==> flow/design.v <==
module ALU(in1,
				in2, 
				op, 
				result);
	output reg [31:0] result;
	input [31:0] in1, in2;
	input [3:0] op;  
	always @(*) begin
		case(op)
			4'b0001 : begin  
				result = in1 & in2;
			end
			4'b0010 : begin  
				result = in1 | in2;
			end
			4'b0011 : begin  
				result = in1 ^ in2;
			end
			4'b0100 : begin  
				result = in1 + in2;
			end
			4'b0101 : begin 
				result = in1 - in2;
			end
			4'b0110 : begin  
				result = in1 >> in2[4:0];
			end
			4'b0111 : begin  
				result = in1 << in2[4:0];
			end
			4'b1000 : begin  
				result = $signed(in1) >>> in2[4:0];
			end
			4'b1001 : begin  
				result = in1 <<< in2[4:0];
			end
			4'b1010 : begin  
				result = in1 + in2;
			end
			4'b1011 : begin  
				result = {31'b0, $signed(in1) < $signed(in2)};
			end
			4'b1100 : begin  
				result = {31'b0, in1 < in2};
			end
			default : begin 
				result = 32'b0;
			end
		endcase
	end
endmodule
module BCompare(input [31:0] op1, input [31:0] op2, input BrUn, output reg BEQ, output reg BLT);
	always@(*)begin
		BEQ = 1'b0;
		BLT = 1'b0;
		if(~BrUn)begin 
			if(op1 == op2) begin
				BEQ = 1'b1;
			end
			if($signed(op1) < $signed(op2)) begin
				BLT = 1'b1;
			end
		end
		else begin
			if({1'b0, op1} == {1'b0, op2}) begin
				BEQ = 1'b1;
			end
			if({1'b0,op1} < {1'b0, op2}) begin
				BLT = 1'b1;
			end
		end
	end
endmodule
module ControlUnit(IWord, PCSelect, RegWEn, ImmSel, BrUn, BEQ, BLT, BSel, ASel, ALUOP, WBSel, MemRW);
input [31:0] IWord;
input BEQ, BLT;
output reg PCSelect, RegWEn, ImmSel, BSel, ASel, WBSel, MemRW, BrUn;
output reg [3:0] ALUOP;
always@(*) begin
	PCSelect = 1'b0;
	RegWEn = 1'b0;
	ImmSel = 1'b0;
	BSel = 1'b0;
	ASel = 1'b0;
	MemRW = 1'b0;
	WBSel = 1'b1;
	BrUn = 1'b0;
	ALUOP = 4'h4;
	case(IWord[6:0])
		7'b0110011: begin  
			PCSelect = 1'b0;
			RegWEn = 1'b1;
			ImmSel = 1'b0;
			BSel = 1'b0;
			ASel = 1'b0;
			MemRW = 1'b0;
			WBSel = 1'b1;
			BrUn = 1'b0;
			case(IWord[14:12])
				3'h0 : begin
					case(IWord[30])
						 1'b0 : begin  
							ALUOP = 4'h4;
						 end
						 1'b1 : begin  
							ALUOP = 4'h5;
						end
					endcase
				end
				3'h1 : begin  
					ALUOP = 4'h7;
				end
				3'h2 : begin  
					ALUOP = 4'hb;
				end
				3'h3 : begin  
					ALUOP = 4'hc;
				end
				3'h4 : begin  
					ALUOP = 4'h3;
				end
				3'h5 : begin 
					case(IWord[30]) 
						1'b1: begin  
							ALUOP = 4'h8;
						end
						1'b0:begin  
							ALUOP = 4'h6;
						end
					endcase
				end
				3'h6 : begin  
					ALUOP = 4'h2;
				end
				3'h7 : begin  
					ALUOP = 4'h1;
				end
			endcase
		end
		7'b0010011 : begin  
			PCSelect = 1'b0;
			RegWEn = 1'b1;
			ImmSel = 1'b1;
			BSel = 1'b1;
			ASel = 1'b0;
			MemRW = 1'b0;
			WBSel = 1'b1;
			BrUn = 1'b0;
			case(IWord[14:12])
					3'h0 : begin  
							ALUOP = 4'h4;
					end
					3'h1 : begin  
						ALUOP = 4'h7;
					end
					3'h2 : begin  
						ALUOP = 4'hb;
					end
					3'h3 : begin  
						ALUOP = 4'hc;
					end
					3'h4 : begin  
						ALUOP = 4'h3;
					end
					3'h5 : begin 
						case(IWord[30])
							1'b0 : begin
								ALUOP = 4'h6;
							end
							1'b1 : begin
								ALUOP = 4'h8;
							end
						endcase
					end
					3'h6 : begin  
						ALUOP = 4'h2;
					end
					3'h7 : begin  
						ALUOP = 4'h1;
					end
			endcase
		end
		7'b0000011 : begin  
			PCSelect = 1'b0;
			RegWEn = 1'b1;
			ImmSel = 1'b1;
			BSel = 1'b1;
			ASel = 1'b0;
			ALUOP = 4'h4;
			MemRW = 1'b0;
			WBSel = 1'b0;
			BrUn = 1'b0;
		end
		7'b0100011 : begin  
			PCSelect = 1'b0;
			RegWEn = 1'b0;
			ImmSel = 1'b1;
			BSel = 1'b1;
			ASel = 1'b0;
			ALUOP = 4'h4;
			MemRW = 1'b1;
			WBSel = 1'b1;
		end
		7'b1100011 : begin  
			RegWEn = 1'b0;
			ImmSel = 1'b1;
			case(IWord[14:12]) 
				3'h0 : begin
					BrUn = 1'b0;
					PCSelect = BEQ;
				end
				3'h1 : begin
					BrUn = 1'b0;
					PCSelect = ~BEQ;
				end
				3'h4 : begin
					BrUn = 1'b0;
					PCSelect = BLT;
				end
				3'h5 : begin
					BrUn = 1'b0;
					PCSelect = BEQ | ~BLT;
				end
				3'h6 : begin
					BrUn = 1'b1;
					PCSelect = BLT;
				end
				3'h7 : begin
					BrUn = 1'b1;
					PCSelect = BEQ | ~BLT;
				end
				default:
				;
			endcase
			BSel = 1'b1;
			ASel = 1'b1;
			ALUOP = 4'h4;
			MemRW = 1'b0;
			WBSel = 1'b1;
		end
		default:
		;
	endcase
end
endmodule
module ImmExtend(input [12:0] imm, output reg [31:0] extend);
	always @(*) begin
		extend = {{19{imm[12]}}, imm};
	end
endmodule
module PC(input PCSel, input [31:0] branchVal, input clk, input reset, output reg [31:0] PCVal);
	always @(posedge clk) begin
		if(reset) begin
			PCVal <= 32'b0;
		end
		else if(PCSel) begin
			PCVal <= branchVal;
		end
		else begin
			PCVal <= PCVal + 3'b100;
		end
	end
endmodule
module RegFile(rs1, rs2, rd, din, out1, out2, clk, reset, enable, rw);
reg [31:0] steve [31:0];
integer i;
input [4:0] rd, rs1, rs2;
input clk, reset, enable, rw;
input [31:0] din;
output reg [31:0] out1, out2;
	always @(posedge clk) begin
		if (enable) begin
			if(reset) begin
				for( i = 0; i <= 31; i = i + 1 ) begin 
					steve[i] <= 32'b0;	
				end
			end
			else if(rw && rd != 5'd0) begin
				steve[rd] <= din; 
			end
		end
	end
	always @(*) begin
		out1 = 32'b0;
		out2 = 32'b0;
		if(enable) begin
			out1 = (rs1 == 5'd0) ? 32'b0 : steve[rs1];
			out2 = (rs2 == 5'd0) ? 32'b0 : steve[rs2];
		end
	end
endmodule
module Datapath(input clk,
					input reset,
					output [31:0] imem_addr,
					input [31:0] imem_rdata,
					output [31:0] dmem_addr,
					output [31:0] dmem_wdata,
					output dmem_we,
					input [31:0] dmem_rdata,
					output wb_valid,
					output [4:0] wb_rd,
					output [31:0] wb_data);
reg [31:0] WB;
wire PCSelect, RegWEn, ImmSel, BrUn, BEQ, BLT, BSel, ASel, WBSel, MemRW;
wire [3:0] ALUOP;
wire [31:0] longImm, IWord, data1Val, data2Val, result, PCVal, DmemOut;
reg [31:0] alu1, alu2;
reg [12:0] imm;
reg [4:0] rs1, rs2, rd;
assign IWord = imem_rdata;
assign imem_addr = PCVal;
RegFile regs(IWord[19:15], IWord[24:20], IWord[11:7], WB, data1Val, data2Val, clk, reset, 1'b1 , RegWEn);
BCompare compare(data1Val, data2Val, BrUn, BEQ, BLT);
ControlUnit cu(IWord, PCSelect, RegWEn, ImmSel, BrUn, BEQ, BLT, BSel, ASel, ALUOP, WBSel, MemRW);
PC pc(PCSelect, WB, clk, reset, PCVal);
ImmExtend longBoi(imm, longImm);
ALU alu(alu1, alu2, ALUOP, result);
assign dmem_addr = result;
assign dmem_wdata = data2Val;
assign dmem_we = MemRW & ~reset;
assign DmemOut = dmem_rdata;
assign wb_valid = RegWEn & (rd != 5'd0) & ~reset;
assign wb_rd = rd;
assign wb_data = WB;
	always@(*) begin
		if(ASel) begin
			alu1 = PCVal;
		end
		else begin
			alu1 = data1Val;
		end
		if(BSel) begin
			alu2 = longImm;
		end
		else begin
			alu2 = data2Val;
		end
		if(WBSel) begin
			WB = result;
		end
		else begin
			WB = DmemOut;
		end
		if(IWord[6:0] == 7'b1100011)begin  
			imm = {IWord[31], IWord[7], IWord[30:25], IWord[11:8], 1'b0};
		end
		else if(IWord[6:0] == 7'b0100011)begin  
			imm = {IWord[31], IWord[31:25], IWord[11:7]};
		end
		else begin
			imm = {IWord[31], IWord[31:20]};
		end
		rs1 = IWord[19:15];
		rs2 = IWord[24:20];
		rd = IWord[11:7];
	end
endmodule
=== Tool chain data of Datapath ===
Tool output for the design above, in the order of the flow.
Line numbers count from 1 in the design file above.
Operators carry their Yosys type and port widths (W data, S select, Z words).
Cell names lack the library's common part.
The mark - stands for no value.

* Design top: Datapath
* Clock input: clk
* Library: sky130hd
* Corner: tt_025C_1v80

=== Word-level counts ===
Counts by Yosys on the flattened word-level netlist (proc, flatten, opt, wreduce; memories kept). Register bits leave out memories and registers merged into their read ports (data or address); mux counts leave out enables and synchronous resets folded into registers. Print and check cells are left out.
Memory sizes are those after Yosys's memory passes, which may raise the word count (mostly to a power of two), join words into wider ones and drop unused or constant bits.

* Flip-flop bits (word level): 32
* RAM bits: 1024
* Memory cells: 1
* Bits of input ports: 66
* Output and inout port bits: 135
* Elaborated cells: 93

* Add/sub/neg operators: 3
* $lt $le $gt $ge: 4
* Equal/unequal tests: 25
* Shift operators: 4
* Multiplexer cells: 33
* Bitwise operators: 11
* Reductions and logical operators: 11

{| class="wikitable"
|+ Memory list
! name !! depth !! width !! line !! source
|-
| regs.steve || 32 || 32 || 265 || <nowiki>reg [31:0] steve [31:0];</nowiki>
|}

{| class="wikitable"
|+ Operator list
! kind !! number
|-
| $pmux W32 S11 || 1
|-
| $mux W32 || 8
|-
| $lt A32 B32 Y1 || 4
|-
| $pmux W4 S8 || 2
|-
| $add A32 B3 Y32 const B || 1
|-
| $add A32 B32 Y32 || 1
|-
| $sub A32 B32 Y32 || 1
|-
| $eq A32 B32 Y1 || 1
|-
| $and A32 B32 Y32 || 1
|-
| $or A32 B32 Y32 || 1
|-
| $xor A32 B32 Y32 || 1
|-
| $shl A32 B5 Y32 || 1
|-
| $shr A32 B5 Y32 || 1
|-
| $sshl A32 B5 Y32 || 1
|-
| $sshr A32 B5 Y32 || 1
|-
| $pmux W4 S2 || 3
|-
| $eq A4 B4 Y1 const B || 5
|-
| $eq A4 B3 Y1 const B || 4
|-
| $mux W5 || 3
|-
| $eq A7 B6 Y1 const B || 2
|-
| $mux W1 || 14
|-
| $eq A3 B3 Y1 const B || 4
|-
| $mux W12 || 1
|-
| $logic_not A5 Y1 || 2
|-
| $reduce_or A2 Y1 || 4
|-
| $eq A4 B2 Y1 const B || 2
|-
| $eq A7 B2 Y1 const B || 1
|-
| $eq A7 B5 Y1 const B || 1
|}

Other operator kinds: 13; their cells: 19.

=== Longest topological paths ===
Longest topological path by Yosys (ltp), each cell counted once; first at word level (registers and memories cut), then after technology mapping (sequential cells cut; the memories' decode and read muxes count).

* Depth after elaboration: 10
* ABC_AREA: 0
* Depth in mapped cells: 30
* Mapped depth without buffers: 21

=== Mapped cells and area ===
The flow's flattened synthesis, as Yosys stat reports it; memories are mapped. The netlist is that of the ABC_AREA named above (0 if unset); the other value can give another one.
The area totals of this step are shown rounded.

* Standard cells after synthesis: 6076
* Cell area after synthesis: 67000 µm²
* Sequential area: 31000 µm²
* Flip-flop cells: 1056
* Buffers: 597

{| class="wikitable"
|+ Cell types
! cell type !! number !! total area (µm²)
|-
| edfxtp_1 || 1024 || 3.07E+04
|-
| mux4_2 || 296 || 6.67E+03
|-
| mux2i_1 || 492 || 4.92E+03
|-
| nor2_1 || 1011 || 3794.89
|-
| ha_1 || 130 || 1626.56
|-
| a21oi_1 || 315 || 1.58E+03
|-
| a22oi_1 || 209 || 1.57E+03
|-
| nor3_1 || 275 || 1376.32
|-
| clkbuf_1 || 362 || 1.36E+03
|-
| a211oi_1 || 153 || 1.15E+03
|-
| mux2_2 || 97 || 1.09E+03
|-
| nand2_1 || 195 || 731.952
|-
| dfxtp_1 || 32 || 640.614
|-
| o21ai_0 || 125 || 625.6
|-
| buf_2 || 123 || 615.59
|-
| inv_1 || 155 || 581.808
|-
| buf_6 || 46 || 517.997
|-
| o31ai_1 || 55 || 412.896
|}

Other cell types: 92; their cells: 981.
The figures by module come from a second, unflattened synthesis with its own total; it is not the netlist above.

* Cell total of the unflattened synthesis: 5756
* Area total of the unflattened synthesis: 67000 µm²

Each row is one instance without its submodules.

{| class="wikitable"
|+ By module
! module !! times used !! cells !! area (µm²) !! sequential area (µm²)
|-
| RegFile || 1 || 3884 || 54000 || 31000
|-
| ALU || 1 || 1337 || 8900 || 0.0
|-
| PC || 1 || 222 || 1800 || 640
|-
| Datapath || 1 || 130 || 1400 || 0.0
|-
| BCompare || 1 || 114 || 810 || 0.0
|-
| ImmExtend || 1 || 32 || 240 || 0.0
|-
| ControlUnit || 1 || 37 || 230 || 0.0
|}

=== Worst setup path after synthesis ===
Source: OpenSTA report_checks on the synthesized netlist (no wires, ideal clock, input and output delay 20% of the period each), path of least setup slack; recovery checks are left aside. Register names are those of the netlist, which keeps one name where synthesis merged equal registers.

* Kind: input to output
* From: input port imem_rdata[20]
* To: output port wb_data[21]
* Clock period: 14.0 ns
* Input delay: 2.800 ns
* Time at the first pin: 2.800 ns
* Arrival time: 9.450 ns
* Slack: 1.750 ns
* Delay of the path: 6.650 ns
* Stages on the path: 28
* Buffers on the path: 10
* Synthesis period reached: 12.25 ns

"delay of the path" = arrival - input delay + setup time.
At an output port there is no setup time.
"stages on the path" counts driving pins, that of a launching flip-flop among them; a cell with two outputs on the path counts twice.
"synthesis period reached" is the clock period less the worst setup slack; recovery checks do not enter. This is arithmetic on one report: input and output delays are still those of the set period (20% each).
The rows between start and end are the longest chain of elaborated cells between them; the timing report does not say that the signal goes this way. Where chains are equally long, one stands for them.
Each line given opens the expression or statement behind the cell; cells for indexed reads and writes are added by Yosys, which also makes memories of some case tables.
A memory read counts as a cell of the chain, while the word-level depth stops at memories.

* Cell sequence: buf_6 buf_8 buf_6 buf_8 buf_6 buf_6 buf_4 clkbuf_1 buf_1 mux4_2 mux4_2 mux2i_1 nor2_1 inv_1 nor2_1 a21oi_1 ha_1 and3_1 a221o_1 a21oi_1 o31ai_1 a2111oi_0 o32ai_1 a221oi_1 nand3_1 o41ai_2 buf_2 inv_2
* Cells in the longest elaborated chain: 6

{| class="wikitable"
|+ Ends and longest elaborated chain, post-synthesis
! what !! line !! source
|-
| from (decl) || 295 || <nowiki>input [31:0] imem_rdata,</nowiki>
|-
| $mem_v2 Z32 W32 || 265 || <nowiki>reg [31:0] steve [31:0];</nowiki>
|-
| $mux W32 || 288 || <nowiki>out2 = (rs2 == 5'd0) ? 32'b0 : steve[rs2];</nowiki>
|-
| $mux W32 || 332 || <nowiki>if(BSel) begin</nowiki>
|-
| $add A32 B32 Y32 || 38 || <nowiki>result = in1 + in2;</nowiki>
|-
| $pmux W32 S11 || 9 || <nowiki>case(op)</nowiki>
|-
| $mux W32 || 338 || <nowiki>if(WBSel) begin</nowiki>
|-
| to (decl) || 302 || <nowiki>output [31:0] wb_data);</nowiki>
|}

=== Path in the finished layout ===
Path of least setup slack in the final report of run 1 (OpenROAD, finished layout, wires in). Where an end is a register, its clock arrival counts in the times.

* Kind: input to output
* From: input port imem_rdata[20]
* To: output port wb_data[31]
* Clock period: 8.89 ns
* Input delay: 1.78 ns
* Time at the first pin: 1.78 ns
* Arrival time: 7.26 ns
* Slack: -0.15 ns
* Stages on the path: 27
* Buffers on the path: 10

* Cell sequence: buf_16 buf_16 buf_12 buf_16 buf_4 mux4_2 mux4_2 mux2_4 nand2_4 inv_1 a21oi_2 ha_4 buf_6 nor4_4 buf_4 nand3_1 a21o_1 a21oi_2 o211ai_1 buf_4 a21oi_4 mux2i_2 o22ai_2 o41ai_4 buf_12 inv_1 buf_4

{| class="wikitable"
|+ Ends and longest elaborated chain, after layout
! what !! line !! source
|-
| from (decl) || 295 || <nowiki>input [31:0] imem_rdata,</nowiki>
|-
| to (decl) || 302 || <nowiki>output [31:0] wb_data);</nowiki>
|}

Chain of elaborated cells between the ends: none given.

## Implementation results

Measured results for Datapath: 3 stored runs of the Yosys and OpenROAD flow on sky130hd. The settings differ; the order carries no meaning. The constraints put input and output delay at 20% of the set period each and load the outputs with 0.01 pF.
"period achieved" means the clock period less the worst setup slack. The figure is calculated, with input and output delays left at 20% of the set period.
By "worst setup path time" is meant the share of the clock period that the worst setup path is allowed (20% is reserved at inputs, 20% at outputs), minus its slack. Clock arrival times at its registers enter into it.
"total power after layout" rests on the timing tool's default activity at the inputs, not on a simulated workload.
The measured numbers are rounded.

=== Run 1 ===
{| class="wikitable"
! Setting !! Value
|-
| CORE_UTILIZATION || 40
|-
| PLACE_DENSITY || 0.6
|-
| period_ns || 8.89
|-
| CAP_MARGIN || 20
|-
| CORE_MARGIN || 2
|-
| SLEW_MARGIN || 20
|-
! Result !! Value
|-
| Die footprint || 170000 µm²
|-
| Worst hold slack || 0.66 ns
|-
| Area of the synthesized netlist || 67000 µm²
|-
| Standard-cell area of the final layout || 88000 µm²
|-
| Total power after layout || 18000 uW
|-
| Worst setup path time || 5.49 ns
|-
| Type of the worst setup path || input to output
|-
| Lowest setup slack || -0.15 ns
|-
| Setup total negative slack || -0.78 ns
|-
| Period achieved || 9.043 ns
|-
| Post-layout utilization || 53%
|}

=== Run 2 ===
{| class="wikitable"
! Setting !! Value
|-
| CAP_MARGIN || 0
|-
| CELL_PAD_IN_SITES_DETAIL_PLACEMENT || 1
|-
| CELL_PAD_IN_SITES_GLOBAL_PLACEMENT || 0
|-
| CORE_MARGIN || 4
|-
| CORE_UTILIZATION || 70
|-
| PLACE_DENSITY_LB_ADDON || 0.17
|-
| period_ns || 21.9
|-
| SLEW_MARGIN || 20
|}
Did not finish, clock tree synthesis stopped with DPL-0033.

=== Run 3 ===
{| class="wikitable"
! Setting !! Value
|-
| ABC_AREA || 1
|-
| CAP_MARGIN || 25
|-
| CELL_PAD_IN_SITES_GLOBAL_PLACEMENT || 3
|-
| CORE_ASPECT_RATIO || 0.96
|-
| CORE_MARGIN || 10
|-
| CORE_UTILIZATION || 39
|-
| CTS_CLUSTER_DIAMETER || 316
|-
| GPL_ROUTABILITY_DRIVEN || 0
|-
| GPL_TIMING_DRIVEN || 1
|-
| HOLD_SLACK_MARGIN || 0.11
|-
| MAX_ROUTING_LAYER || met5
|-
| PLACE_DENSITY_LB_ADDON || 0.18
|-
| SETUP_SLACK_MARGIN || 5.0
|-
| TNS_END_PERCENT || 95
|-
| period_ns || 24.8
|-
| SLEW_MARGIN || 20
|-
! Result !! Value
|-
| Die footprint || 190000 µm²
|-
| Worst hold slack || 0.70 ns
|-
| Area of the synthesized netlist || 69000 µm²
|-
| Standard-cell area of the final layout || 75000 µm²
|-
| Total power after layout || 5600 uW
|-
| Worst setup path time || 8.59 ns
|-
| Type of the worst setup path || input to output
|-
| Lowest setup slack || 6.3 ns
|-
| Setup total negative slack || 0.000 ns
|-
| Period achieved || 18.508 ns
|-
| Post-layout utilization || 43%
|}
